==> flow/design.v <==
module axi_master_write #(
    parameter AXI_ID_WD   = 2,
    parameter AXI_DATA_WD = 32,
    parameter AXI_ADDR_WD = 32,
    parameter AXI_STRB_WD = 4
)(
    input                      M_AXI_ACLK,
    input                      M_AXI_ARESETN,    
    input                      w_cmd_valid,
    input  [AXI_ADDR_WD-1 : 0] w_cmd_addr,
    input  [AXI_ID_WD-1   : 0] w_cmd_id,
    input  [1 : 0]             w_cmd_burst,
    input  [2 : 0]             w_cmd_size,
    input  [AXI_ADDR_WD-1 : 0] w_cmd_len,
    output                     w_cmd_ready,
    output                     w_cmd_abort,
    output [AXI_ADDR_WD-1 : 0] M_AXI_AWADDR,
    output [AXI_ID_WD-1   : 0] M_AXI_AWID,
    output [1 : 0]             M_AXI_AWBURST,
    output [2 : 0]             M_AXI_AWSIZE,
    output [7 : 0]             M_AXI_AWLEN,
    output                     M_AXI_AWVALID,
    input                      M_AXI_AWREADY,
    output [AXI_DATA_WD-1 : 0] M_AXI_WDATA,
    output                     M_AXI_WLAST,
    output [AXI_STRB_WD-1 : 0] M_AXI_WSTRB,
    output                     M_AXI_WVALID,
    input                      M_AXI_WREADY,
    input  [AXI_ID_WD-1   : 0] M_AXI_BID,
    input  [1 : 0]             M_AXI_BRESP,
    input                      M_AXI_BVALID,
    output                     M_AXI_BREADY
);
localparam IW = AXI_ID_WD,
           DW = AXI_DATA_WD,
           AW = AXI_ADDR_WD,
           SW = AXI_STRB_WD;
localparam FIXED     = 2'b00,
           INCREMENT = 2'b01,
           WRAP      = 2'b10;
localparam ADDRLSB           = $clog2(DW) - 3;
localparam T_LGMAXBURST      = $clog2((4096 << 3) / DW);
localparam LGMAXBURST        = (T_LGMAXBURST < 8) ? T_LGMAXBURST : 8;
localparam LGMAX_FIXED_BURST = (T_LGMAXBURST < 4) ? T_LGMAXBURST : 4;
localparam AWT               = AW - ADDRLSB;
reg w_busy;
reg w_complete_combo;
reg pre_start;
reg start_burst_combo;
reg phantom_start;
reg [AW-1  : 0] awaddr;
reg [IW-1  : 0] awid;
reg [AWT-1 : 0] awlent;
reg [1 : 0]     awburst;
reg [2 : 0]     awsize;
reg aw_incr_burst;
reg aw_full_incr_burst;
reg aw_full_fixed_burst;
reg aw_needs_alignment;
reg            axi_awvalid;
reg [IW-1 : 0] axi_awid;
reg [AW-1 : 0] axi_awaddr;
reg [1 : 0]    axi_awburst;
reg [7 : 0]    axi_awlen;
reg [2 : 0]    axi_awsize;
reg [DW-1 : 0] axi_wdata;
reg [SW-1 : 0] axi_wstrb;
reg            axi_wlast;
reg            axi_wvalid;
reg            axi_bready;
reg [AWT-1 : 0] aw_requests_remaining;
reg [AWT-1 : 0] aw_next_remaining_combo;
reg aw_next_full_incr_burst_remaining_combo;
reg aw_none_incr_burst_remaining;
reg aw_none_incr_burst_remaining_combo;
reg aw_next_full_fixed_burst_remaining_combo;
reg aw_none_fixed_burst_remaining;
reg aw_none_fixed_burst_remaining_combo;
reg [LGMAXBURST-1 : 0] addr_align_combo;
reg [LGMAXBURST   : 0] initial_burst_len_combo;
reg [LGMAXBURST   : 0] wr_max_burst;
reg [LGMAXBURST   : 0] wr_beats_cnt;
reg axi_abort_pending;
wire w_fire     = w_cmd_valid   && w_cmd_ready;
wire awfire     = M_AXI_AWVALID && M_AXI_AWREADY;
wire wfire      = M_AXI_WVALID  && M_AXI_WREADY;
wire bfire      = M_AXI_BVALID  && M_AXI_BREADY;
wire last_wfire = M_AXI_WLAST   && wfire;
wire aw_pending = M_AXI_AWVALID && !M_AXI_AWREADY;
wire w_pending  = M_AXI_WVALID  && !M_AXI_WREADY;
always @(posedge M_AXI_ACLK) begin
    if (!M_AXI_ARESETN) begin
        w_busy <= 1'b0;
    end
    else if (w_fire) begin
        w_busy <= 1'b1;
    end
    else if (w_complete_combo) begin
        w_busy <= 1'b0;
    end
end
always @(posedge M_AXI_ACLK) begin
    if (!w_busy) begin
        pre_start <= 1'b1;
    end
    else begin
        pre_start <= 1'b0;
    end
end
always @(*) begin
    start_burst_combo = !(aw_incr_burst ? aw_none_incr_burst_remaining : aw_none_fixed_burst_remaining);
    if (!w_busy || axi_abort_pending) begin
        start_burst_combo = 1'b0;
    end
    if (axi_awvalid || pre_start) begin
        start_burst_combo = 1'b0;
    end
    if (M_AXI_WVALID && !(M_AXI_WLAST && M_AXI_WREADY)) begin
        start_burst_combo = 1'b0;
    end
end
always @(posedge M_AXI_ACLK) begin
    if (!w_busy) begin
        phantom_start <= 1'b0;
    end
    else begin
        phantom_start <= start_burst_combo;
    end
end
always @(posedge M_AXI_ACLK) begin
    if (!M_AXI_ARESETN) begin
        axi_awvalid <= 1'b0;
    end
    else if (!aw_pending) begin
        axi_awvalid <= start_burst_combo;
    end
end
always @(*) begin
    if (!w_busy) begin
        w_complete_combo = 1'b0;
    end
    else begin
        w_complete_combo = last_wfire && (aw_incr_burst ? aw_none_incr_burst_remaining : aw_none_fixed_burst_remaining);
        if (axi_abort_pending && !axi_wvalid && !axi_awvalid) begin
            w_complete_combo = 1'b1;
        end
    end
end
always @(posedge M_AXI_ACLK) begin
    if (!w_busy) begin
        axi_abort_pending <= 1'b0;
    end
    else if (bfire && M_AXI_BRESP[1]) begin
        axi_abort_pending <= 1'b1;
    end
end
always @(posedge M_AXI_ACLK) begin
    if (!M_AXI_ARESETN) begin
        awburst <= INCREMENT;
        awsize  <= 'b0;
        awlent  <= 'b0;
        awid    <= 'b0;
        awaddr  <= 'b0;
        aw_incr_burst       <= 1'b1;
        aw_full_incr_burst  <= 1'b0;
        aw_full_fixed_burst <= 1'b0; 
    end
    else if (!w_busy) begin 
        awburst <= w_cmd_burst;
        awsize  <= w_cmd_size;
        awlent  <= w_cmd_len[AW-1 : ADDRLSB];
        awid    <= w_cmd_id;
        awaddr  <= w_cmd_addr;
        aw_incr_burst       <= (w_cmd_burst == INCREMENT);
        aw_full_incr_burst  <= |w_cmd_len[AW-1 : (ADDRLSB+LGMAXBURST)];
        aw_full_fixed_burst <= |w_cmd_len[AW-1 : (ADDRLSB+LGMAX_FIXED_BURST)];
    end
end
always @(posedge M_AXI_ACLK) begin
    if (!aw_pending) begin
        axi_awburst <= awburst;
        axi_awid    <= awid;
        axi_awsize  <= awsize;
    end
end
wire [LGMAXBURST : 0] aw_align_sum = {1'b0, w_cmd_addr[(ADDRLSB+LGMAXBURST-1) : ADDRLSB]} + {1'b0, w_cmd_len[(ADDRLSB+LGMAXBURST-1) : ADDRLSB]};
always @(posedge M_AXI_ACLK) begin
    if (!w_busy) begin
        aw_needs_alignment <= 1'b0;
        if (|w_cmd_addr[(ADDRLSB+LGMAXBURST-1) : ADDRLSB]) begin
            if (|w_cmd_len[AW-1 : (LGMAXBURST+ADDRLSB)]) begin
                aw_needs_alignment <= 1'b1;
            end
            else if (aw_align_sum[LGMAXBURST]) begin
                aw_needs_alignment <= 1'b1;
            end
        end
    end
end
always @(*) begin
    addr_align_combo        = 1'b1 + (~awaddr[(ADDRLSB+LGMAXBURST-1) : ADDRLSB]);
    initial_burst_len_combo = (1 << LGMAXBURST);
    if (!aw_incr_burst) begin
        initial_burst_len_combo = (1 << LGMAX_FIXED_BURST);
        if (!aw_full_fixed_burst) begin
            initial_burst_len_combo = {1'b0, awlent[LGMAXBURST-1 : 0]};
        end
    end
    else if (aw_needs_alignment) begin
        initial_burst_len_combo = {1'b0, addr_align_combo};
    end
    else if (!aw_full_incr_burst) begin
        initial_burst_len_combo = {1'b0, awlent[LGMAXBURST-1 : 0]};
    end
end
always @(posedge M_AXI_ACLK) begin
    if (pre_start) begin
        wr_max_burst <= initial_burst_len_combo;
    end
    else if (phantom_start) begin
        if (aw_incr_burst) begin
            if (!aw_next_full_incr_burst_remaining_combo) begin
                wr_max_burst <= {1'b0, aw_next_remaining_combo[7 : 0]};
            end
            else begin
                wr_max_burst <= (1 << LGMAXBURST);
            end
        end
        else begin
            if (!aw_next_full_fixed_burst_remaining_combo) begin
                wr_max_burst <= {4'b0, aw_next_remaining_combo[3 : 0]};
            end
            else begin
                wr_max_burst <= (1 << LGMAX_FIXED_BURST);
            end
        end
    end
end
always @(posedge M_AXI_ACLK) begin
    if (!aw_pending) begin
        axi_awlen <= wr_max_burst - 1'b1;
    end
end
always @(posedge M_AXI_ACLK) begin
    if (pre_start) begin
        aw_requests_remaining         <= awlent;
        aw_none_incr_burst_remaining  <= 1'b0;
        aw_none_fixed_burst_remaining <= 1'b0;
    end
    else if (phantom_start) begin
        aw_requests_remaining         <= aw_next_remaining_combo;
        aw_none_incr_burst_remaining  <= aw_none_incr_burst_remaining_combo;
        aw_none_fixed_burst_remaining <= aw_none_fixed_burst_remaining_combo;
    end
    else if (axi_abort_pending) begin
        aw_requests_remaining         <= 'b0;
        aw_none_incr_burst_remaining  <= 1'b1;
        aw_none_fixed_burst_remaining <= 1'b1;
    end
end
always @(*) begin
    aw_next_remaining_combo                  = aw_requests_remaining - ({(LGMAXBURST+1){phantom_start}} & wr_max_burst);
    aw_next_full_incr_burst_remaining_combo  = |aw_next_remaining_combo[AWT-1 : LGMAXBURST];
    aw_next_full_fixed_burst_remaining_combo = |aw_next_remaining_combo[AWT-1 : LGMAX_FIXED_BURST];
    aw_none_incr_burst_remaining_combo       = !aw_next_full_incr_burst_remaining_combo && !(|aw_next_remaining_combo[LGMAXBURST-1 : 0]);
    aw_none_fixed_burst_remaining_combo      = !aw_next_full_fixed_burst_remaining_combo && !(|aw_next_remaining_combo[LGMAX_FIXED_BURST-1 : 0]);
end
always @(posedge M_AXI_ACLK) begin
    if (!w_busy) begin
        axi_awaddr <= w_cmd_addr;
    end
    else if (awfire) begin
        axi_awaddr[ADDRLSB-1 : 0] <= 'b0;
        if (aw_incr_burst) begin
            axi_awaddr[AW-1 : ADDRLSB] <=axi_awaddr[AW-1 : ADDRLSB] + axi_awlen + 1'b1;
        end
    end
end
always @(posedge M_AXI_ACLK) begin
    if (!M_AXI_ARESETN) begin
        axi_wvalid <= 1'b0;
    end
    else if (!w_pending) begin
        if (last_wfire) begin
            axi_wvalid <= 1'b0;
        end
        if (start_burst_combo) begin
            axi_wvalid <= 1'b1;
        end
    end
end
always @(posedge M_AXI_ACLK) begin
    if (!M_AXI_ARESETN) begin
        wr_beats_cnt  <= 'b0;
    end
    else begin
        case ({phantom_start,  wfire})
            2'b00: begin end
            2'b01: begin
                wr_beats_cnt  <= wr_beats_cnt - 1'b1;
            end
            2'b10: begin
                wr_beats_cnt  <= wr_beats_cnt + wr_max_burst;
            end
            2'b11: begin
                wr_beats_cnt  <= wr_beats_cnt + M_AXI_AWLEN;
            end
        endcase
    end
end
always @(posedge M_AXI_ACLK) begin
    if (!M_AXI_ARESETN) begin
        axi_wdata <= 'b0;
    end
    else if (wfire) begin
        axi_wdata <= axi_wdata + 1'b1;
        if (M_AXI_WLAST) begin
            axi_wdata <= 'b0;
        end
    end
end
always @(posedge M_AXI_ACLK) begin
    if (!w_busy) begin
        axi_wlast <= (awlent == 'b1);
    end
    else if (!w_pending) begin
        if (start_burst_combo) begin
            axi_wlast <= (wr_max_burst == 'b1);
        end
        else if (phantom_start) begin
            axi_wlast <= (M_AXI_AWLEN == 'b1);
        end
        else begin
            axi_wlast <= (wr_beats_cnt == 2);
        end
    end
end
always @(posedge M_AXI_ACLK) begin
    if (!w_pending) begin
        axi_wstrb <= axi_abort_pending ? 'b0 : {SW{1'b1}};
    end
end 
always @(posedge M_AXI_ACLK) begin
    if (!M_AXI_ARESETN) begin
        axi_bready <= 1'b0;
    end 
    else if (last_wfire) begin
        axi_bready <= 1'b1;
    end
    else if (bfire) begin
        axi_bready <= 1'b0;
    end
end
assign w_cmd_ready   = !w_busy && !axi_abort_pending;
assign w_cmd_abort   = axi_abort_pending;
assign M_AXI_AWVALID = axi_awvalid;
assign M_AXI_AWADDR  = axi_awaddr;
assign M_AXI_AWID    = axi_awid;
assign M_AXI_AWBURST = axi_awburst;
assign M_AXI_AWSIZE  = axi_awsize;
assign M_AXI_AWLEN   = axi_awlen;
assign M_AXI_WVALID  = axi_wvalid;
assign M_AXI_WDATA   = axi_wdata;
assign M_AXI_WSTRB   = axi_wstrb;
assign M_AXI_WLAST   = axi_wlast;
assign M_AXI_BREADY  = axi_bready;
endmodule
module axi_master_read #(
    parameter AXI_ID_WD   = 2,
    parameter AXI_DATA_WD = 32,
    parameter AXI_ADDR_WD = 32,
    parameter AXI_STRB_WD = 4
)(
    input                      M_AXI_ACLK,
    input                      M_AXI_ARESETN,    
    input                      r_cmd_valid,
    input  [AXI_ADDR_WD-1 : 0] r_cmd_addr,
    input  [AXI_ID_WD-1   : 0] r_cmd_id,
    input  [1 : 0]             r_cmd_burst,
    input  [2 : 0]             r_cmd_size,
    input  [AXI_ADDR_WD-1 : 0] r_cmd_len,
    output                     r_cmd_ready,
    output                     r_cmd_abort,
    output [AXI_ADDR_WD-1 : 0] M_AXI_ARADDR,
    output [AXI_ID_WD-1   : 0] M_AXI_ARID,
    output [1 : 0]             M_AXI_ARBURST,
    output [2 : 0]             M_AXI_ARSIZE,
    output [7 : 0]             M_AXI_ARLEN,
    output                     M_AXI_ARVALID,
    input                      M_AXI_ARREADY,
    input  [AXI_DATA_WD-1 : 0] M_AXI_RDATA,
    input                      M_AXI_RLAST,
    input  [AXI_ID_WD-1   : 0] M_AXI_RID,
    input  [1 : 0]             M_AXI_RRESP,
    input                      M_AXI_RVALID,
    output                     M_AXI_RREADY
);
localparam IW = AXI_ID_WD,
           DW = AXI_DATA_WD,
           AW = AXI_ADDR_WD,
           SW = AXI_STRB_WD;
localparam FIXED     = 2'b00,
           INCREMENT = 2'b01,
           WRAP      = 2'b10;
localparam ADDRLSB           = $clog2(DW) - 3;
localparam T_LGMAXBURST      = $clog2((4096 << 3) / DW);
localparam LGMAXBURST        = (T_LGMAXBURST < 8) ? T_LGMAXBURST : 8;
localparam LGMAX_FIXED_BURST = (T_LGMAXBURST < 4) ? T_LGMAXBURST : 4;
localparam AWT               = AW - ADDRLSB;
reg r_busy;
reg r_complete_combo;
reg pre_start;
reg start_burst_combo;
reg phantom_start;
reg [AW-1  : 0] araddr;
reg [IW-1  : 0] arid;
reg [AWT-1 : 0] arlent;
reg [1 : 0]     arburst;
reg [2 : 0]     arsize;
reg ar_incr_burst;
reg ar_full_incr_burst;
reg ar_full_fixed_burst;
reg ar_needs_alignment;
reg            axi_arvalid;
reg [IW-1 : 0] axi_arid;
reg [AW-1 : 0] axi_araddr;
reg [1 : 0]    axi_arburst;
reg [7 : 0]    axi_arlen;
reg [2 : 0]    axi_arsize;
reg            axi_rready;
reg [AWT-1 : 0] ar_requests_remaining;
reg [AWT-1 : 0] ar_next_remaining_combo;
reg ar_next_full_incr_burst_remaining_combo;
reg ar_none_incr_burst_remaining;
reg ar_none_incr_burst_remaining_combo;
reg ar_next_full_fixed_burst_remaining_combo;
reg ar_none_fixed_burst_remaining;
reg ar_none_fixed_burst_remaining_combo;
reg [LGMAXBURST-1 : 0] addr_align_combo;
reg [LGMAXBURST   : 0] initial_burst_len_combo;
reg [LGMAXBURST   : 0] rd_max_burst;
reg [9 : 0] ar_burst_outstanding;
reg         ar_last_outstanding;
reg axi_abort_pending;
wire r_fire     = r_cmd_valid   && r_cmd_ready;
wire arfire     = M_AXI_ARVALID && M_AXI_ARREADY;
wire rfire      = M_AXI_RVALID  && M_AXI_RREADY;
wire last_rfire = M_AXI_RLAST   && rfire;
wire ar_pending = M_AXI_ARVALID && !M_AXI_ARREADY;
always @(posedge M_AXI_ACLK) begin
    if (!M_AXI_ARESETN) begin
        r_busy <= 1'b0;
    end
    else if (r_fire) begin
        r_busy <= 1'b1;
    end
    else if (r_complete_combo) begin
        r_busy <= 1'b0;
    end
end
always @(posedge M_AXI_ACLK) begin
    if (!r_busy) begin
        pre_start <= 1'b1;
    end
    else begin
        pre_start <= 1'b0;
    end
end
always @(*) begin
    start_burst_combo = !(ar_incr_burst ? ar_none_incr_burst_remaining : ar_none_fixed_burst_remaining);
    if (!r_busy || axi_abort_pending) begin
        start_burst_combo = 1'b0;
    end
    if (axi_arvalid || pre_start) begin
        start_burst_combo = 1'b0;
    end
end
always @(posedge M_AXI_ACLK) begin
    if (!r_busy) begin
        phantom_start <= 1'b0;
    end
    else begin
        phantom_start <= start_burst_combo;
    end
end
always @(posedge M_AXI_ACLK) begin
    if (!M_AXI_ARESETN) begin
        axi_arvalid <= 1'b0;
    end
    else if (!ar_pending) begin
        axi_arvalid <= start_burst_combo;
    end
end
always @(*) begin
    if (!r_busy) begin
        r_complete_combo = 1'b0;
    end
    else begin
        r_complete_combo = !pre_start && !phantom_start
                        && (ar_incr_burst ? ar_none_incr_burst_remaining : ar_none_fixed_burst_remaining)
                        && ((ar_burst_outstanding == 'b0) || (last_rfire && ar_last_outstanding));
    end
end
always @(posedge M_AXI_ACLK) begin
    if (!M_AXI_ARESETN) begin
        ar_burst_outstanding <= 'b0;
        ar_last_outstanding  <= 1'b0;
    end
    else begin
        if (phantom_start && !last_rfire) begin
            ar_burst_outstanding <= ar_burst_outstanding + 1'b1;
            ar_last_outstanding  <= (ar_burst_outstanding == 1'b0);
        end
        if (last_rfire && !phantom_start) begin
            ar_burst_outstanding <= ar_burst_outstanding - 1'b1;
            ar_last_outstanding  <= (ar_burst_outstanding == 'd2);
        end
    end
end
always @(posedge M_AXI_ACLK) begin
    if (!r_busy) begin
        axi_abort_pending <= 1'b0;
    end
    else if (rfire && M_AXI_RRESP[1]) begin
        axi_abort_pending <= 1'b1;
    end
end
always @(posedge M_AXI_ACLK) begin
    if (!M_AXI_ARESETN) begin
        arburst <= INCREMENT;
        arsize  <= 'b0;
        arlent  <= 'b0;
        arid    <= 'b0;
        araddr  <= 'b0;
        ar_incr_burst       <= 1'b1;
        ar_full_incr_burst  <= 1'b0;
        ar_full_fixed_burst <= 1'b0; 
    end
    else if (!r_busy) begin 
        arburst <= r_cmd_burst;
        arsize  <= r_cmd_size;
        arlent  <= r_cmd_len[AW-1 : ADDRLSB];
        arid    <= r_cmd_id;
        araddr  <= r_cmd_addr;
        ar_incr_burst       <= (r_cmd_burst == INCREMENT);
        ar_full_incr_burst  <= |r_cmd_len[AW-1 : (ADDRLSB+LGMAXBURST)];
        ar_full_fixed_burst <= |r_cmd_len[AW-1 : (ADDRLSB+LGMAX_FIXED_BURST)];
    end
end
always @(posedge M_AXI_ACLK) begin
    if (!ar_pending) begin
        axi_arburst <= arburst;
        axi_arid    <= arid;
        axi_arsize  <= arsize;
    end
end
wire [LGMAXBURST : 0] ar_align_sum = {1'b0, r_cmd_addr[(ADDRLSB+LGMAXBURST-1) : ADDRLSB]} + {1'b0, r_cmd_len[(ADDRLSB+LGMAXBURST-1) : ADDRLSB]};
always @(posedge M_AXI_ACLK) begin
    if (!r_busy) begin
        ar_needs_alignment <= 1'b0;
        if (|r_cmd_addr[(ADDRLSB+LGMAXBURST-1) : ADDRLSB]) begin
            if (|r_cmd_len[AW-1 : (LGMAXBURST+ADDRLSB)]) begin
                ar_needs_alignment <= 1'b1;
            end
            else if (ar_align_sum[LGMAXBURST]) begin
                ar_needs_alignment <= 1'b1;
            end
        end
    end
end
always @(*) begin
    addr_align_combo        = 1'b1 + (~araddr[(ADDRLSB+LGMAXBURST-1) : ADDRLSB]);
    initial_burst_len_combo = (1 << LGMAXBURST);
    if (!ar_incr_burst) begin
        initial_burst_len_combo = (1 << LGMAX_FIXED_BURST);
        if (!ar_full_fixed_burst) begin
            initial_burst_len_combo = {1'b0, arlent[LGMAXBURST-1 : 0]};
        end
    end
    else if (ar_needs_alignment) begin
        initial_burst_len_combo = {1'b0, addr_align_combo};
    end
    else if (!ar_full_incr_burst) begin
        initial_burst_len_combo = {1'b0, arlent[LGMAXBURST-1 : 0]};
    end
end
always @(posedge M_AXI_ACLK) begin
    if (pre_start) begin
        rd_max_burst <= initial_burst_len_combo;
    end
    else if (phantom_start) begin
        if (ar_incr_burst) begin
            if (!ar_next_full_incr_burst_remaining_combo) begin
                rd_max_burst <= {1'b0, ar_next_remaining_combo[7 : 0]};
            end
            else begin
                rd_max_burst <= (1 << LGMAXBURST);
            end
        end
        else begin
            if (!ar_next_full_fixed_burst_remaining_combo) begin
                rd_max_burst <= {4'b0, ar_next_remaining_combo[3 : 0]};
            end
            else begin
                rd_max_burst <= (1 << LGMAX_FIXED_BURST);
            end
        end
    end
end
always @(posedge M_AXI_ACLK) begin
    if (!ar_pending) begin
        axi_arlen <= rd_max_burst - 1'b1;
    end
end
always @(posedge M_AXI_ACLK) begin
    if (pre_start) begin
        ar_requests_remaining         <= arlent;
        ar_none_incr_burst_remaining  <= 1'b0;
        ar_none_fixed_burst_remaining <= 1'b0;
    end
    else if (phantom_start) begin
        ar_requests_remaining         <= ar_next_remaining_combo;
        ar_none_incr_burst_remaining  <= ar_none_incr_burst_remaining_combo;
        ar_none_fixed_burst_remaining <= ar_none_fixed_burst_remaining_combo;
    end
    else if (axi_abort_pending) begin
        ar_requests_remaining         <= 'b0;
        ar_none_incr_burst_remaining  <= 1'b1;
        ar_none_fixed_burst_remaining <= 1'b1;
    end
end
always @(*) begin
    ar_next_remaining_combo                  = ar_requests_remaining - ({(LGMAXBURST+1){phantom_start}} & rd_max_burst);
    ar_next_full_incr_burst_remaining_combo  = |ar_next_remaining_combo[AWT-1 : LGMAXBURST];
    ar_next_full_fixed_burst_remaining_combo = |ar_next_remaining_combo[AWT-1 : LGMAX_FIXED_BURST];
    ar_none_incr_burst_remaining_combo       = !ar_next_full_incr_burst_remaining_combo && !(|ar_next_remaining_combo[LGMAXBURST-1 : 0]);
    ar_none_fixed_burst_remaining_combo      = !ar_next_full_fixed_burst_remaining_combo && !(|ar_next_remaining_combo[LGMAX_FIXED_BURST-1 : 0]);
end
always @(posedge M_AXI_ACLK) begin
    if (!r_busy) begin
        axi_araddr <= r_cmd_addr;
    end
    else if (arfire) begin
        axi_araddr[ADDRLSB-1 : 0] <= 'b0;
        if (ar_incr_burst) begin
            axi_araddr[AW-1 : ADDRLSB] <=axi_araddr[AW-1 : ADDRLSB] + axi_arlen + 1'b1;
        end
    end
end
always @(posedge M_AXI_ACLK) begin
    if (!M_AXI_ARESETN) begin
        axi_rready <= 1'b0;
    end 
    else if (arfire) begin
        axi_rready <= 1'b1;
    end
    else if (r_complete_combo) begin
        axi_rready <= 1'b0;
    end
end
assign r_cmd_ready   = !r_busy && !axi_abort_pending;
assign r_cmd_abort   = axi_abort_pending;
assign M_AXI_ARVALID = axi_arvalid;
assign M_AXI_ARADDR  = axi_araddr;
assign M_AXI_ARID    = axi_arid;
assign M_AXI_ARBURST = axi_arburst;
assign M_AXI_ARSIZE  = axi_arsize;
assign M_AXI_ARLEN   = axi_arlen;
assign M_AXI_RREADY  = axi_rready;
endmodule
module DMAC #(
    parameter AXI_ID_WD   = 2,
    parameter AXI_DATA_WD = 32,
    parameter AXI_ADDR_WD = 32,
    parameter AXI_STRB_WD = 4
)(
    input                      AXI_ACLK,
    input                      AXI_ARESETN,    
    input                      cmd_valid,
    input  [AXI_ADDR_WD-1 : 0] cmd_addr,
    input  [AXI_ID_WD-1   : 0] cmd_id,
    input  [1 : 0]             cmd_burst,
    input  [2 : 0]             cmd_size,
    input  [AXI_ADDR_WD-1 : 0] cmd_len,
    output                     cmd_ready,
    output                     cmd_abort,
    output [AXI_ADDR_WD-1 : 0] AXI_AWADDR,
    output [AXI_ID_WD-1   : 0] AXI_AWID,
    output [1 : 0]             AXI_AWBURST,
    output [2 : 0]             AXI_AWSIZE,
    output [7 : 0]             AXI_AWLEN,
    output                     AXI_AWVALID,
    input                      AXI_AWREADY,
    output [AXI_DATA_WD-1 : 0] AXI_WDATA,
    output [AXI_STRB_WD-1 : 0] AXI_WSTRB,
    output                     AXI_WLAST,
    output                     AXI_WVALID,
    input                      AXI_WREADY,
    input  [AXI_ID_WD-1   : 0] AXI_BID,
    input  [1 : 0]             AXI_BRESP,
    input                      AXI_BVALID,
    output                     AXI_BREADY,
    output [AXI_ADDR_WD-1 : 0] AXI_ARADDR,
    output [AXI_ID_WD-1   : 0] AXI_ARID,
    output [1 : 0]             AXI_ARBURST,
    output [2 : 0]             AXI_ARSIZE,
    output [7 : 0]             AXI_ARLEN,
    output                     AXI_ARVALID,
    input                      AXI_ARREADY,
    input  [AXI_DATA_WD-1 : 0] AXI_RDATA,
    input                      AXI_RLAST,
    input  [AXI_ID_WD-1   : 0] AXI_RID,
    input  [1 : 0]             AXI_RRESP,
    input                      AXI_RVALID,
    output                     AXI_RREADY
);
wire w_cmd_ready, r_cmd_ready;
wire w_cmd_abort, r_cmd_abort;
assign cmd_ready = w_cmd_ready && r_cmd_ready;
assign cmd_abort = w_cmd_abort || r_cmd_abort;
wire cmd_valid_both = cmd_valid && cmd_ready;
axi_master_write #(
    .AXI_ID_WD(AXI_ID_WD),
    .AXI_DATA_WD(AXI_DATA_WD),
    .AXI_ADDR_WD(AXI_ADDR_WD),
    .AXI_STRB_WD(AXI_STRB_WD)
) axi_master_write(
    .M_AXI_ACLK(AXI_ACLK),
    .M_AXI_ARESETN(AXI_ARESETN),    
    .w_cmd_valid(cmd_valid_both),
    .w_cmd_addr(cmd_addr),
    .w_cmd_id(cmd_id),
    .w_cmd_burst(cmd_burst),
    .w_cmd_size(cmd_size),
    .w_cmd_len(cmd_len),
    .w_cmd_ready(w_cmd_ready),
    .w_cmd_abort(w_cmd_abort),
    .M_AXI_AWADDR(AXI_AWADDR),
    .M_AXI_AWID(AXI_AWID),
    .M_AXI_AWBURST(AXI_AWBURST),
    .M_AXI_AWSIZE(AXI_AWSIZE),
    .M_AXI_AWLEN(AXI_AWLEN),
    .M_AXI_AWVALID(AXI_AWVALID),
    .M_AXI_AWREADY(AXI_AWREADY),
    .M_AXI_WDATA(AXI_WDATA),
    .M_AXI_WLAST(AXI_WLAST),
    .M_AXI_WSTRB(AXI_WSTRB),
    .M_AXI_WVALID(AXI_WVALID),
    .M_AXI_WREADY(AXI_WREADY),
    .M_AXI_BID(AXI_BID),
    .M_AXI_BRESP(AXI_BRESP),
    .M_AXI_BVALID(AXI_BVALID),
    .M_AXI_BREADY(AXI_BREADY)
);
axi_master_read #(
    .AXI_ID_WD(AXI_ID_WD),
    .AXI_DATA_WD(AXI_DATA_WD),
    .AXI_ADDR_WD(AXI_ADDR_WD),
    .AXI_STRB_WD(AXI_STRB_WD)
) axi_master_read(
    .M_AXI_ACLK(AXI_ACLK),
    .M_AXI_ARESETN(AXI_ARESETN),    
    .r_cmd_valid(cmd_valid_both),
    .r_cmd_addr(cmd_addr),
    .r_cmd_id(cmd_id),
    .r_cmd_burst(cmd_burst),
    .r_cmd_size(cmd_size),
    .r_cmd_len(cmd_len),
    .r_cmd_ready(r_cmd_ready),
    .r_cmd_abort(r_cmd_abort),
    .M_AXI_ARADDR(AXI_ARADDR),
    .M_AXI_ARID(AXI_ARID),
    .M_AXI_ARBURST(AXI_ARBURST),
    .M_AXI_ARSIZE(AXI_ARSIZE),
    .M_AXI_ARLEN(AXI_ARLEN),
    .M_AXI_ARVALID(AXI_ARVALID),
    .M_AXI_ARREADY(AXI_ARREADY),
    .M_AXI_RDATA(AXI_RDATA),
    .M_AXI_RLAST(AXI_RLAST),
    .M_AXI_RVALID(AXI_RVALID),
    .M_AXI_RREADY(AXI_RREADY),
    .M_AXI_RID(AXI_RID),
    .M_AXI_RRESP(AXI_RRESP)
);
endmodule
* From RTL to reports: DMAC
The steps from the RTL of DMAC to its reports follow in flow order.
Lines are those of the file above, counted from 1.
The mark n/a stands for no value.
- Design top :: DMAC
- Clock port :: AXI_ACLK
- Cell library :: sky130hd
- Corner :: tt_025C_1v80

* Word level
Yosys after proc, flatten, opt, wreduce and memory -nomap, before mapping. Memory bits, and registers merged into a memory's read port (data or address), are not among the register bits. Print and check cells are not counted. Equal cells are merged and count once.
- Bits of input ports :: 120
- Memory cells :: 0
- Register bits :: 348
- ROM bits :: 0
- Latch bits :: 0
- Output and inout bits :: 138
- RAM bits :: 0
- Clocked read ports x word width :: 0
- Multipliers :: 0
- Shifts and indexed selects :: 0
- Multiplexer cells :: 75
- Divide/modulo/power cells :: 0
- Bitwise gates (word level) :: 5
- Equal/unequal tests :: 14
- Reduce/logical cells :: 90
- $lt $le $gt $ge :: 0
- Add/subtract/negate cells :: 17
** Operators by type and width (count)
- 30-bit 2-to-1 mux :: 12
- 9-bit 2-to-1 mux :: 14
- 26-bit OR reduction :: 3
- 22-bit OR reduction :: 3
- 30-bit by 1-bit adder with 30-bit output (second input constant) :: 2
- 30-bit subtractor :: 2
- 30-bit by 8-bit adder with 30-bit output :: 2
- 1-bit 2-to-1 mux :: 36
- 1-bit logical AND :: 33
- 32-bit by 1-bit adder with 32-bit output (second input constant) :: 1
- 32-bit 2-to-1 mux :: 1
- 30-bit by 1-bit == test with 1-bit output (second input constant) :: 1
- 9-bit case mux with 3-bit select :: 1
- 8-bit OR reduction :: 3
- 1-bit logical NOT :: 23
- 2-bit nonzero test :: 10
- 10-bit 2-to-1 mux :: 2
- 9-bit bitwise AND :: 2
- 1-bit by 8-bit adder with 8-bit output (first input constant) :: 2
- 8-bit by 1-bit subtractor with 8-bit output (second input constant) :: 2
- 8-bit NOT :: 2
- 8-bit 2-to-1 mux :: 2
- 10-bit by 1-bit adder with 10-bit output (second input constant) :: 1
- 10-bit by 1-bit subtractor with 10-bit output (second input constant) :: 1
- 10-bit by 2-bit == test with 1-bit output (second input constant) :: 1
- 10-bit logical NOT :: 1
- 2-bit inequality test (second input constant) :: 5
- 5-bit 2-to-1 mux :: 2
Not listed: further kinds 16, cells in them 31.

* Longest topological paths
Depth = most cells in a row (Yosys ltp): at word level without a register or memory, in the mapped netlist without a sequential cell, where the memories' decode and read muxes count.
- Depth after elaboration :: 8
- ABC_AREA :: 0
- Mapped depth :: 16

* Synthesis result
Yosys stat after the flow's synthesis: flattened, memories mapped to cells. It holds for the ABC_AREA given above (unset counts as 0); a run with the other value may have another netlist.
** Cell types (count)
- sky130_fd_sc_hd__edfxtp_1 :: 176
- sky130_fd_sc_hd__dfxtp_1 :: 165
- sky130_fd_sc_hd__mux2i_1 :: 86
- sky130_fd_sc_hd__ha_1 :: 64
- sky130_fd_sc_hd__nand2_1 :: 207
- sky130_fd_sc_hd__xnor2_1 :: 84
- sky130_fd_sc_hd__xor2_1 :: 83
- sky130_fd_sc_hd__nor2b_1 :: 100
- sky130_fd_sc_hd__nor2_1 :: 142
- sky130_fd_sc_hd__o21ai_0 :: 102
- sky130_fd_sc_hd__a21oi_1 :: 91
- sky130_fd_sc_hd__nand3_1 :: 51
- sky130_fd_sc_hd__inv_1 :: 61
- sky130_fd_sc_hd__a21boi_0 :: 30
- sky130_fd_sc_hd__clkbuf_1 :: 60
- sky130_fd_sc_hd__nor4_1 :: 33
- sky130_fd_sc_hd__nor3_1 :: 38
- sky130_fd_sc_hd__and2_1 :: 25
Other cell types: 53; their cells: 267.
- Mapped cells :: 1865
- Mapped flip-flops :: 341
- Sequential area :: 8588.2 sq um
- Buffer cells :: 75
- Chip area (Yosys) :: 18158.7 sq um
The figures by module come from a second, unflattened synthesis with its own total; it is not the netlist above.
- Cells (unflattened synthesis) :: 2026
- Area total of the unflattened synthesis :: 19303.5 sq um
Each row is one instance without its submodules.
** By module
- axi_master_write :: seq. area 4634.4 sq um, cells 1105, area 10398.7 sq um, instances 1
- axi_master_read :: seq. area 3953.8 sq um, cells 918, area 8886.0 sq um, instances 1
- DMAC :: seq. area 0.0 sq um, cells 3, area 18.8 sq um, instances 1

* Timing after synthesis
Source: OpenSTA report_checks on the synthesized netlist (no wires, ideal clock, input and output delay 20% of the period each), path of least setup slack; recovery checks are left aside. Register names are those of the netlist, which keeps one name where synthesis merged equal registers.
- Path kind :: input-to-reg
- Start point :: input AXI_WREADY
- End point :: register axi_master_write.wr_beats_cnt[8]
- Driving pins on the path :: 15
- Delay of the path :: 3128 ps
- Arrival time :: 4313 ps
- Setup slack :: 2072 ps
- External input delay :: 1300 ps
- Buffers on the path :: 2
- Clock period :: 6500 ps
- Data required time :: 6385 ps
- Period reached after synthesis :: 4428 ps
"delay of the path" is the arrival time less input delay plus setup time.
"driving pins on the path" counts driving pins, that of a launching flip-flop among them; a cell with two outputs on the path counts twice.
"period reached after synthesis" = period - worst setup slack (recovery checks aside). The figure is calculated, with input and output delays left at 20% of the set period.
Between the ends stands the longest chain of elaborated cells between them, by number of cells; it is not shown to be the way that was timed. Of several equally long chains one is given.
A line is the first line of the expression or statement that the cell stems from. Yosys adds cells for indexed reads and writes and turns some case tables into memories.
A register here has more assigning lines than the two given.
- Cells stage by stage :: sky130_fd_sc_hd__and2_1 > sky130_fd_sc_hd__clkbuf_1 > sky130_fd_sc_hd__clkbuf_1 > sky130_fd_sc_hd__o211ai_1 > sky130_fd_sc_hd__ha_1 > sky130_fd_sc_hd__fa_1 > sky130_fd_sc_hd__a21o_1 > sky130_fd_sc_hd__a21oi_1 > sky130_fd_sc_hd__nor2b_1 > sky130_fd_sc_hd__o21a_1 > sky130_fd_sc_hd__o41ai_1 > sky130_fd_sc_hd__a211oi_1 > sky130_fd_sc_hd__a311oi_1 > sky130_fd_sc_hd__xnor2_1 > sky130_fd_sc_hd__and2_1
- Cells in the longest elaborated chain :: 3
** Ends and longest elaborated chain, post-synthesis
- start: declaration :: line 698 : input                      AXI_WREADY,
- 1-bit logical AND :: line 86 : wire wfire      = M_AXI_WVALID  && M_AXI_WREADY;
- 2-bit == test :: line 297 : case ({phantom_start,  wfire})
- 9-bit case mux with 3-bit select :: line 297
- end: assignment :: line 300 : wr_beats_cnt  <= wr_beats_cnt - 1'b1;
- end: assignment :: line 303 : wr_beats_cnt  <= wr_beats_cnt + wr_max_burst;
- end: declaration :: line 82 : reg [LGMAXBURST   : 0] wr_beats_cnt;

* Worst path after layout
From the final timing report of job 1: the path of least setup slack in the routed layout; clock arrival at registers is part of the times.
The report prints the path's times to 10 ps; the period is as set.
- Path kind :: reg-to-reg
- Start point :: register axi_master_write.phantom_start
- End point :: register axi_master_write.wr_max_burst[0]
- Buffers on the path :: 1
- Driving pins on the path :: 13
- Setup slack :: 920 ps
- Data required time :: 6540 ps
- Arrival time :: 5620 ps
- Clock period :: 6090 ps
Between the ends stands the longest chain of elaborated cells between them, by number of cells; it is not shown to be the way that was timed. Of several equally long chains one is given.
A register here has more assigning lines than the two given.
Ways into the end's enable are left out, as the timed path ends at the data pin.
- Cells stage by stage :: sky130_fd_sc_hd__dfxtp_1 > sky130_fd_sc_hd__buf_4 > sky130_fd_sc_hd__nand2_1 > sky130_fd_sc_hd__ha_1 > sky130_fd_sc_hd__o211ai_1 > sky130_fd_sc_hd__a21oi_1 > sky130_fd_sc_hd__o211ai_1 > sky130_fd_sc_hd__o21ai_1 > sky130_fd_sc_hd__nor2_1 > sky130_fd_sc_hd__or3_1 > sky130_fd_sc_hd__a2111oi_4 > sky130_fd_sc_hd__o211ai_2 > sky130_fd_sc_hd__o22ai_1
- Cells in the longest elaborated chain :: 7
** Ends and longest elaborated chain, post-layout
- start: declaration :: line 50 : reg phantom_start;
- start: assignment :: line 124 : phantom_start <= 1'b0;
- start: assignment :: line 127 : phantom_start <= start_burst_combo;
- 9-bit bitwise AND :: line 262 : aw_next_remaining_combo                  = aw_requests_remaining - ({(LGMAXBURST+1){phantom_start}} & wr_max_b ...
- 30-bit subtractor :: line 262
- 26-bit OR reduction :: line 264 : aw_next_full_fixed_burst_remaining_combo = |aw_next_remaining_combo[AWT-1 : LGMAX_FIXED_BURST];
- 5-bit 2-to-1 mux :: line 230 : if (!aw_next_full_fixed_burst_remaining_combo) begin
- 9-bit 2-to-1 mux :: line 221 : if (aw_incr_burst) begin
- 9-bit 2-to-1 mux :: line 220 : else if (phantom_start) begin
- 9-bit 2-to-1 mux :: line 217 : if (pre_start) begin
- end: assignment :: line 218 : wr_max_burst <= initial_burst_len_combo;
- end: assignment :: line 223 : wr_max_burst <= {1'b0, aw_next_remaining_combo[7 : 0]};
- end: declaration :: line 81 : reg [LGMAXBURST   : 0] wr_max_burst;

FLOW RESULTS
============

Flow measurements of DMAC on sky130hd: 4 stored runs with different settings, listed in no order. Input and output delays are each 20% of the period that was set; the output load is 0.01 pF.
By "critical path time" is meant the share of the clock period that the worst setup path is allowed (20% is reserved at inputs, 20% at outputs), minus its slack. Clock arrival times at its registers enter into it.
By "total design power" is meant OpenSTA's value without simulated activity: inputs other than the clock are taken to toggle once in ten clock periods, and the tool carries that through the logic.
"critical path time" is given in steps of 10 ps.

* Job 1
** Files
==> flow/run.sh <==
#!/bin/bash
# the make line also repeats the synthesis and layout settings of config.mk as NAME=value (left out here)
make -C /OpenROAD-flow-scripts/flow DESIGN_CONFIG=/design/flow/config.mk WORK_HOME=/design/flow/orfs CLKGATE_MAP_FILE= finish
==> flow/config.mk <==
export PLATFORM = sky130hd
export DESIGN_NAME = DMAC
export DESIGN_NICKNAME = DMAC
export VERILOG_FILES = /design/flow/design.v
export SDC_FILE = /design/flow/constraint.sdc
export NUM_CORES = 4
export LEC_CHECK = 0
export ABC_AREA = 0
export CAP_MARGIN = 20
export CELL_PAD_IN_SITES_DETAIL_PLACEMENT = 2
export CORE_MARGIN = 2
export CORE_UTILIZATION = 46
export CTS_CLUSTER_DIAMETER = 326
export CTS_CLUSTER_SIZE = 71
export MAX_ROUTING_LAYER = met4
export PLACE_DENSITY_LB_ADDON = 0.13
export SLEW_MARGIN = 20
==> flow/constraint.sdc <==
create_clock -name core_clock -period 6.09 [get_ports {AXI_ACLK}]
set_input_delay 1.2180 -clock core_clock [delete_from_list [all_inputs] [get_ports {AXI_ACLK}]]
set_output_delay 1.2180 -clock core_clock [all_outputs]
set_load 0.01 [all_outputs]
** Results
- Critical path time :: 5170 ps
- Critical path type :: reg-to-reg
- Total design power :: 6.516 mW
- Standard-cell area after layout :: 21048.9 sq um
- Synthesized cell area :: 18158.7 sq um
- Worst setup slack after layout :: 924 ps
- Worst hold slack in the final report :: 485 ps
- Die area :: 41081.2 sq um

* Job 2
** Files
==> flow/run.sh <==
#!/bin/bash
# the make line also repeats the synthesis and layout settings of config.mk as NAME=value (left out here)
make -C /OpenROAD-flow-scripts/flow DESIGN_CONFIG=/design/flow/config.mk WORK_HOME=/design/flow/orfs CLKGATE_MAP_FILE= finish
==> flow/config.mk <==
export PLATFORM = sky130hd
export DESIGN_NAME = DMAC
export DESIGN_NICKNAME = DMAC
export VERILOG_FILES = /design/flow/design.v
export SDC_FILE = /design/flow/constraint.sdc
export NUM_CORES = 4
export LEC_CHECK = 0
export CAP_MARGIN = 20
export CELL_PAD_IN_SITES_GLOBAL_PLACEMENT = 0
export CORE_MARGIN = 6
export CORE_UTILIZATION = 64
export CTS_CLUSTER_DIAMETER = 107
export CTS_CLUSTER_SIZE = 15
export GPL_TIMING_DRIVEN = 0
export MAX_ROUTING_LAYER = met4
export PLACE_DENSITY_LB_ADDON = 0.25
export SLEW_MARGIN = 5
==> flow/constraint.sdc <==
create_clock -name core_clock -period 3.69 [get_ports {AXI_ACLK}]
set_input_delay 0.7380 -clock core_clock [delete_from_list [all_inputs] [get_ports {AXI_ACLK}]]
set_output_delay 0.7380 -clock core_clock [all_outputs]
set_load 0.01 [all_outputs]
** Results
- Die area :: 32558.6 sq um
- Worst setup slack after layout :: 75 ps
- Synthesized cell area :: 18158.7 sq um
- Worst hold slack in the final report :: 432 ps
- Total design power :: 11.190 mW
- Critical path time :: 3610 ps
- Critical path type :: reg-to-reg
- Standard-cell area after layout :: 21976.1 sq um

* Job 3
** Files
==> flow/run.sh <==
#!/bin/bash
# the make line also repeats the synthesis and layout settings of config.mk as NAME=value (left out here)
make -C /OpenROAD-flow-scripts/flow DESIGN_CONFIG=/design/flow/config.mk WORK_HOME=/design/flow/orfs CLKGATE_MAP_FILE= finish
==> flow/config.mk <==
export PLATFORM = sky130hd
export DESIGN_NAME = DMAC
export DESIGN_NICKNAME = DMAC
export VERILOG_FILES = /design/flow/design.v
export SDC_FILE = /design/flow/constraint.sdc
export NUM_CORES = 4
export LEC_CHECK = 0
export ABC_AREA = 1
export CAP_MARGIN = 0
export CORE_MARGIN = 2
export CORE_UTILIZATION = 64
export CTS_CLUSTER_DIAMETER = 381
export CTS_CLUSTER_SIZE = 58
export MAX_ROUTING_LAYER = met5
export MIN_ROUTING_LAYER = met1
export PLACE_DENSITY = 0.92
export SLEW_MARGIN = 20
export TNS_END_PERCENT = 80
==> flow/constraint.sdc <==
create_clock -name core_clock -period 3.56 [get_ports {AXI_ACLK}]
set_input_delay 0.7120 -clock core_clock [delete_from_list [all_inputs] [get_ports {AXI_ACLK}]]
set_output_delay 0.7120 -clock core_clock [all_outputs]
set_load 0.01 [all_outputs]
** Results
- Standard-cell area after layout :: 23089.6 sq um
- Die area :: 33069.4 sq um
- Critical path time :: 3240 ps
- Critical path type :: reg-to-reg
- Worst hold slack in the final report :: 462 ps
- Total design power :: 11.047 mW
- Worst setup slack after layout :: 317 ps
- Synthesized cell area :: 20243.2 sq um

* Job 4
** Files
==> flow/run.sh <==
#!/bin/bash
# the make line also repeats the synthesis and layout settings of config.mk as NAME=value (left out here)
make -C /OpenROAD-flow-scripts/flow DESIGN_CONFIG=/design/flow/config.mk WORK_HOME=/design/flow/orfs CLKGATE_MAP_FILE= finish
==> flow/config.mk <==
export PLATFORM = sky130hd
export DESIGN_NAME = DMAC
export DESIGN_NICKNAME = DMAC
export VERILOG_FILES = /design/flow/design.v
export SDC_FILE = /design/flow/constraint.sdc
export NUM_CORES = 4
export LEC_CHECK = 0
export ABC_AREA = 1
export CAP_MARGIN = 20
export CELL_PAD_IN_SITES_GLOBAL_PLACEMENT = 2
export CORE_MARGIN = 2
export CORE_UTILIZATION = 40
export MIN_ROUTING_LAYER = met2
export SLEW_MARGIN = 20
==> flow/constraint.sdc <==
create_clock -name core_clock -period 6.4 [get_ports {AXI_ACLK}]
set_input_delay 1.2800 -clock core_clock [delete_from_list [all_inputs] [get_ports {AXI_ACLK}]]
set_output_delay 1.2800 -clock core_clock [all_outputs]
set_load 0.01 [all_outputs]
** Results
- Die area :: 52422.7 sq um
- Worst setup slack after layout :: 2411 ps
- Critical path time :: 2710 ps
- Critical path type :: input-to-reg
- Synthesized cell area :: 20243.2 sq um
- Worst hold slack in the final report :: 429 ps
- Standard-cell area after layout :: 24479.7 sq um
- Total design power :: 7.880 mW
